==> flow/design.v <==
module ALU(
    clk,
    rst_n,
    valid,
    ready,
    mode,
    in_A,
    in_B,
    out
);
    input         clk, rst_n;
    input         valid;
    input  [1:0]  mode;  
    output        ready;
    input  [31:0] in_A, in_B;
    output [63:0] out;
    parameter IDLE = 3'd0;
    parameter MUL  = 3'd1;
    parameter DIV  = 3'd2;
    parameter AND = 3'd3;
    parameter OR = 3'd4;
    parameter OUT  = 3'd5;
    reg  [ 2:0] state, state_nxt;
    reg  [ 4:0] counter, counter_nxt;
    reg  [63:0] shreg, shreg_nxt;
    reg  [31:0] alu_in, alu_in_nxt;
    reg  [32:0] alu_out;
    reg         ready;
    assign out = shreg;
    always @(*) begin
        if(state==OUT) ready = 1;
        else ready = 0;
    end
    always @(*) begin
        case(state)
            IDLE: begin
                if(!valid)                state_nxt = IDLE;
                else if(valid && mode==0) state_nxt = MUL;
                else if(valid && mode==1) state_nxt = DIV;
                else if(valid && mode==2) state_nxt = AND;
                else                      state_nxt = OR;
            end
            MUL : state_nxt = (counter==31) ? OUT : MUL;
            DIV : state_nxt = (counter==31) ? OUT : DIV;
            AND : state_nxt = OUT;
            OR  : state_nxt = OUT;
            OUT : state_nxt = IDLE;
            default : state_nxt = IDLE;
        endcase
    end
    always @(*) begin
        if(state==MUL && counter<31) begin
            counter_nxt = counter + 1;
        end
        else if(state==DIV && counter<31) begin
            counter_nxt = counter + 1;
        end
        else begin
            counter_nxt = 0;
        end
    end
    always @(*) begin
        case(state)
            IDLE: begin
                if (valid) begin
                    alu_in_nxt = in_B;
                end
                else begin
                    alu_in_nxt = 0;
                end
            end
            OUT : begin
                alu_in_nxt = 0;
            end
            default: begin
                alu_in_nxt = alu_in;
            end
        endcase
    end
    always @(*) begin
        case(state)
            IDLE: alu_out = 0;
            MUL : begin
                if(shreg[0]==1)
                    alu_out = alu_in + shreg[63:32];
                else
                    alu_out = shreg[63:32];
            end
            DIV : begin
                if(shreg[62:31]>=alu_in) begin
                    alu_out = shreg[62:31] - alu_in;
                end
                else begin 
                    alu_out = shreg[62:31];
                end
            end
            AND : alu_out = shreg[31:0] & alu_in;
            OR  : alu_out = shreg[31:0] | alu_in;
            OUT : alu_out = 0;
            default : alu_out = 0;
        endcase
    end
    always @(*) begin
        case(state)
            IDLE: begin
                if (valid) begin
                    shreg_nxt[31:0] = in_A;
                    shreg_nxt[63:32] = 32'b0;
                end
                else begin
                    shreg_nxt[31:0] = 0;
                    shreg_nxt[63:32] = 32'b0;
                end
            end
            MUL : begin
                shreg_nxt = {alu_out, shreg[31:1]};
            end
            DIV : begin
                shreg_nxt = {alu_out[31:0], shreg[30:0], (shreg[62:31]>=alu_in)};
            end
            AND : shreg_nxt = {31'b0, alu_out};
            OR  : shreg_nxt = {31'b0, alu_out};
            OUT :  
            shreg_nxt = shreg;
            default :  
            shreg_nxt = shreg;
        endcase
    end
    always @(posedge clk or negedge rst_n) begin
        if (!rst_n) begin
            state <= IDLE;
            counter <= 0;
            shreg <= 0;
            alu_in <= 0;
        end
        else begin
            state <= state_nxt;
            counter <= counter_nxt;
            shreg <= shreg_nxt;
            alu_in <= alu_in_nxt;
        end
    end
endmodule
Ticket comment

From RTL to reports: ALU
Module ALU before and after one edit of its RTL, step after step.
Lines under "before" count in the file above, lines under "after" in the edited file.
"diff": "after" minus "before" as printed here. "rel_change_pct": 100 x difference / "before".
Cell names lack the library's common part.
{ "setup": {"top": "ALU", "clk_port": "clk", "cell_library": "sky130hd", "pvt_corner": "tt_025C_1v80"} }

The edit
The edit as a unified diff against the file above.
The edit is scripted: it alters the design's behaviour and was not made to optimise anything.
begin of diff
@@ -42,5 +42,5 @@
             end
             MUL : state_nxt = (counter==31) ? OUT : MUL;
-            DIV : state_nxt = (counter==31) ? OUT : DIV;
+            DIV : state_nxt = DIV;
             AND : state_nxt = OUT;
             OR  : state_nxt = OUT;
end of diff

Word level
Yosys after proc, flatten, opt, wreduce and memory -nomap, before mapping. Memory bits, and registers merged into a memory's read port (data or address), are not among the register bits. Print and check cells are not counted. Equal cells are merged and count once.
{ "classes": {"columns": ["item", "before", "after", "diff", "rel_change_pct"], "rows": [
  ["logic", 2, 2, 0, 0.00],
  ["add_sub_neg", 3, 3, 0, 0.00],
  ["n_shift", 0, 0, 0, null],
  ["reduce_and_logical", 10, 10, 0, 0.00],
  ["n_div", 0, 0, 0, null],
  ["mul", 0, 0, 0, null],
  ["n_mux", 17, 16, -1, -5.88],
  ["n_eq", 8, 8, 0, 0.00],
  ["cmp", 2, 2, 0, 0.00]
]} }
{ "ops": {"columns": ["operator", "before", "after", "diff", "rel_change_pct"], "rows": [
  ["two-way mux 3 bit", 6, 5, -1, -16.67]
]} }
Operator kinds equal on both sides are left out: 27.
{ "word_totals": {"columns": ["item", "before", "after", "diff", "rel_change_pct"], "rows": [
  ["clocked_rd_ports_x_width", 0, 0, 0, null],
  ["word_cells", 46, 45, -1, -2.17],
  ["mem_bits_ro", 0, 0, 0, null],
  ["memories", 0, 0, 0, null],
  ["ramBits", 0, 0, 0, null],
  ["out_inout_bits", 65, 65, 0, 0.00],
  ["latchBits", 0, 0, 0, null],
  ["ff_bits", 104, 104, 0, 0.00]
]} }

Longest topological paths
Longest topological path by Yosys (ltp), each cell counted once; first at word level (registers and memories cut), then after technology mapping (sequential cells cut; the memories' decode and read muxes count).
{ "logic_depth": {"columns": ["item", "before", "after", "diff", "rel_change_pct"], "rows": [
  ["word_depth", 7, 7, 0, 0.00],
  ["ABC_AREA", "0", "0", null, null],
  ["ltp_mapped", 15, 15, 0, 0.00]
]} }

Netlist
The flow's flattened synthesis, as Yosys stat reports it; memories are mapped. The netlist is that of the ABC_AREA named above (0 if unset); the other value can give another one.
{ "by_type": {"columns": ["cell", "before", "after", "diff", "rel_change_pct"], "rows": [
  ["o21ai_0", 124, 144, 20, 16.13],
  ["nand2_1", 122, 102, -20, -16.39],
  ["a21oi_1", 105, 114, 9, 8.57],
  ["a21o_1", 35, 26, -9, -25.71],
  ["o21a_1", 10, 19, 9, 90.00],
  ["buf_2", 4, 13, 9, 225.00],
  ["inv_1", 60, 68, 8, 13.33],
  ["a211oi_1", 18, 11, -7, -38.89],
  ["nor2_1", 95, 89, -6, -6.32],
  ["xor2_1", 19, 25, 6, 31.58],
  ["a221o_1", 18, 12, -6, -33.33],
  ["mux2i_1", 15, 21, 6, 40.00],
  ["nand4_1", 12, 18, 6, 50.00],
  ["a222oi_1", 25, 30, 5, 20.00],
  ["mux2_2", 1, 6, 5, 500.00],
  ["nand3_1", 73, 69, -4, -5.48],
  ["clkbuf_1", 63, 67, 4, 6.35],
  ["nor2b_1", 8, 12, 4, 50.00]
]} }
Cell types equal on both sides are left out: 13.
Not every row of either side is listed.
{ "synth_totals": {"columns": ["item", "before", "after", "diff", "rel_change_pct"], "rows": [
  ["cell_count", 1267, 1295, 28, 2.21],
  ["mapped_area_um2", 9950.8, 10162.2, 211.4, 2.12],
  ["ffs", 107, 107, 0, 0.00],
  ["buffers", 75, 88, 13, 17.33]
]} }

Timing after synthesis
OpenSTA on the mapped netlist: ideal clock, no wires. The path of least setup slack (recovery checks aside). Input and output delay are each 20% of the period. Register names are those of the netlist, which keeps one name where synthesis merged equal registers.
{ "synth_timing": {"columns": ["item", "before", "after", "diff", "rel_change_pct"], "rows": [
  ["kind", "reg-to-reg", "reg-to-reg", null, null],
  ["from", "register shreg[50]", "register shreg[31]", null, null],
  ["to", "register shreg[42]", "register shreg[50]", null, null],
  ["period_ns", 8.0, 8.0, 0.0, 0.00],
  ["t_first_pin_ns", 0.000, 0.000, 0.000, null],
  ["arrival_ns", 3.015, 2.766, -0.249, -8.26],
  ["path_stages", 14, 14, 0, 0.00],
  ["path_delay_ns", 3.139, 2.892, -0.247, -7.87],
  ["path_slack_ns", 4.861, 5.108, 0.247, null],
  ["setup_time_ns", 0.124, 0.126, 0.002, null],
  ["period_less_setup_slack_ns", 3.139, 2.892, -0.247, -7.87]
]} }
"path_delay_ns" is the arrival time less input delay plus setup time.
"path_stages": output pins that drive a net of the path, with the launching flip-flop's if there is one; two outputs of one cell count as two.
"period_less_setup_slack_ns" = period - worst setup slack (recovery checks aside). The figure is calculated, with input and output delays left at 20% of the set period.
The rows between start and end are the longest chain of elaborated cells between them; the timing report does not say that the signal goes this way. Where chains are equally long, one stands for them.
A line is the first line of the expression or statement that the cell stems from. Yosys adds cells for indexed reads and writes and turns some case tables into memories.
{ "synth_via_before": {"cell_sequence": "dfrtp_1 -> ha_1 -> buf_2 -> and3_2 -> nand2_2 -> or4_4 -> o21ai_4 -> a31o_2 -> o21a_4 -> buf_6 -> mux2_1 -> a211o_1 -> o211ai_1 -> nand2_1", "elab_chain_len": 4, "cells_between": 4} }
{ "synth_rtl_before": {"columns": ["item", "line", "rtl"], "rows": [
  ["start: declaration", 25, "reg  [63:0] shreg, shreg_nxt;"],
  ["start: assignment", 133, "shreg <= 0;"],
  ["start: assignment", 139, "shreg <= shreg_nxt;"],
  ["greater-or-equal comparator 32 bit", 90, "if(shreg[62:31]>=alu_in) begin"],
  ["two-way mux 33 bit", 90, null],
  ["parallel mux 33 bit (select 3 bit)", 81, "case(state)"],
  ["parallel mux 64 bit (select 4 bit)", 104, "case(state)"],
  ["end: assignment", 133, null],
  ["end: assignment", 139, null],
  ["end: declaration", 25, null]
]} }
{ "synth_via_after": {"cell_sequence": "dfrtp_1 -> inv_1 -> ha_1 -> fa_1 -> nor2b_1 -> o2111ai_1 -> a31oi_1 -> o21ai_0 -> o21ai_0 -> xor2_1 -> mux2_4 -> a21oi_2 -> nor2_1 -> a221o_1", "elab_chain_len": 4, "cells_between": 5} }
{ "synth_rtl_after": {"columns": ["item", "line", "rtl"], "rows": [
  ["start: declaration", 25, "reg  [63:0] shreg, shreg_nxt;"],
  ["start: assignment", 133, "shreg <= 0;"],
  ["start: assignment", 139, "shreg <= shreg_nxt;"],
  ["subtractor 32 x 32 -> 33 bit", 91, "alu_out = shreg[62:31] - alu_in;"],
  ["two-way mux 33 bit", 90, "if(shreg[62:31]>=alu_in) begin"],
  ["parallel mux 33 bit (select 3 bit)", 81, "case(state)"],
  ["parallel mux 64 bit (select 4 bit)", 104, "case(state)"],
  ["end: assignment", 133, null],
  ["end: assignment", 139, null],
  ["end: declaration", 25, null]
]} }

Path in the finished layout
From the final timing report of the runs of pair 1: the path of least setup slack in the routed layout; clock arrival at registers is part of the times.
{ "layout_timing": {"columns": ["item", "before", "after", "diff", "rel_change_pct"], "rows": [
  ["kind", "reg-to-reg", "reg-to-reg", null, null],
  ["from", "register alu_in[1]", "register alu_in[1]", null, null],
  ["to", "register shreg[45]", "register shreg[61]", null, null],
  ["path_stages", 13, 13, 0, 0.00],
  ["t_first_pin_ns", 0.37, 0.37, 0.00, 0.00],
  ["arrival_ns", 3.91, 3.97, 0.06, 1.53],
  ["path_slack_ns", 0.40, 0.33, -0.07, null],
  ["period_ns", 4.05, 4.05, 0.00, 0.00],
  ["setup_time_ns", 0.11, 0.12, 0.01, null]
]} }
The rows between start and end are the longest chain of elaborated cells between them; the timing report does not say that the signal goes this way. Where chains are equally long, one stands for them.
{ "layout_via_before": {"cell_sequence": "dfrtp_1 -> inv_1 -> ha_1 -> nor2b_1 -> o21bai_1 -> a31oi_2 -> o211ai_1 -> a21oi_2 -> o21a_4 -> buf_4 -> a211oi_2 -> a221o_1 -> a221o_1", "elab_chain_len": 4, "cells_between": 7} }
{ "layout_rtl_before": {"columns": ["item", "line", "rtl"], "rows": [
  ["start: declaration", 26, "reg  [31:0] alu_in, alu_in_nxt;"],
  ["start: assignment", 134, "alu_in <= 0;"],
  ["start: assignment", 140, "alu_in <= alu_in_nxt;"],
  ["adder 32 x 32 -> 33 bit", 85, "alu_out = alu_in + shreg[63:32];"],
  ["two-way mux 33 bit", 84, "if(shreg[0]==1)"],
  ["parallel mux 33 bit (select 3 bit)", 81, "case(state)"],
  ["parallel mux 64 bit (select 4 bit)", 104, "case(state)"],
  ["end: assignment", 133, "shreg <= 0;"],
  ["end: assignment", 139, "shreg <= shreg_nxt;"],
  ["end: declaration", 25, "reg  [63:0] shreg, shreg_nxt;"]
]} }
{ "layout_via_after": {"cell_sequence": "dfrtp_1 -> inv_1 -> ha_1 -> nor2b_1 -> o21ai_1 -> a21oi_2 -> nor2_4 -> o211ai_4 -> a31o_1 -> buf_4 -> mux2i_1 -> o2111ai_1 -> a221o_1", "elab_chain_len": 4, "cells_between": 7} }
{ "layout_rtl_after": {"columns": ["item", "line", "rtl"], "rows": [
  ["start: declaration", 26, "reg  [31:0] alu_in, alu_in_nxt;"],
  ["start: assignment", 134, "alu_in <= 0;"],
  ["start: assignment", 140, "alu_in <= alu_in_nxt;"],
  ["adder 32 x 32 -> 33 bit", 85, "alu_out = alu_in + shreg[63:32];"],
  ["two-way mux 33 bit", 84, "if(shreg[0]==1)"],
  ["parallel mux 33 bit (select 3 bit)", 81, "case(state)"],
  ["parallel mux 64 bit (select 4 bit)", 104, "case(state)"],
  ["end: assignment", 133, "shreg <= 0;"],
  ["end: assignment", 139, "shreg <= shreg_nxt;"],
  ["end: declaration", 25, "reg  [63:0] shreg, shreg_nxt;"]
]} }

Layout results
Runs of the flow (Yosys, OpenROAD) on both versions; the two runs of a pair have the same settings. The constraints put input and output delay at 20% of the set period each and load the outputs with 0.01 pF.
{ "flow_settings_pair_1": {"CORE_UTILIZATION": 40, "period_ns": 4.05, "CAP_MARGIN": 20, "CORE_MARGIN": 2, "SLEW_MARGIN": 20} }
{ "results_pair_1": {"columns": ["item", "before", "after", "diff", "rel_change_pct"], "rows": [
  ["achieved_clock_period_ns", 3.650, 3.717, 0.067, 1.84],
  ["worstSetupSlack_ns", 0.400, 0.333, -0.067, null],
  ["holdWs_ns", 0.459, 0.467, 0.008, null],
  ["die_footprint_um2", 26155.0, 26696.3, 541.3, 2.07],
  ["power_total_mw", 11.278, 10.351, -0.927, -8.22],
  ["final_setup_tns_ns", 0.000, 0.000, 0.000, null],
  ["ys_area_um2", 9950.8, 10162.2, 211.4, 2.12],
  ["utilization_pct", 49.5, 48.6, -0.9, null]
]} }
{ "flow_settings_pair_2": {"CORE_MARGIN": 4, "CORE_UTILIZATION": 44, "CTS_CLUSTER_DIAMETER": 153, "CTS_CLUSTER_SIZE": 77, "GPL_ROUTABILITY_DRIVEN": 0, "HOLD_SLACK_MARGIN": 0.3, "MAX_ROUTING_LAYER": "met5", "PLACE_DENSITY": 0.9, "SETUP_SLACK_MARGIN": 0.57, "TNS_END_PERCENT": 90, "period_ns": 4.88, "CAP_MARGIN": 20, "SLEW_MARGIN": 20} }
{ "results_pair_2": {"columns": ["item", "before", "after", "diff", "rel_change_pct"], "rows": [
  ["achieved_clock_period_ns", 3.951, 3.777, -0.174, -4.40],
  ["worstSetupSlack_ns", 0.929, 1.103, 0.174, null],
  ["die_footprint_um2", 25085.8, 25592.0, 506.2, 2.02],
  ["power_total_mw", 9.041, 8.481, -0.560, -6.19],
  ["final_setup_tns_ns", 0.000, 0.000, 0.000, null],
  ["ys_area_um2", 9950.8, 10162.2, 211.4, 2.12],
  ["utilization_pct", 53.4, 52.7, -0.7, null]
]} }
"achieved_clock_period_ns": clock period set for the run, less the worst setup slack. It is reckoned from that one timing run; input and output delays stay at 20% of the period that was set.
By "power_total_mw" is meant OpenSTA's value without simulated activity: inputs other than the clock are taken to toggle once in ten clock periods, and the tool carries that through the logic.
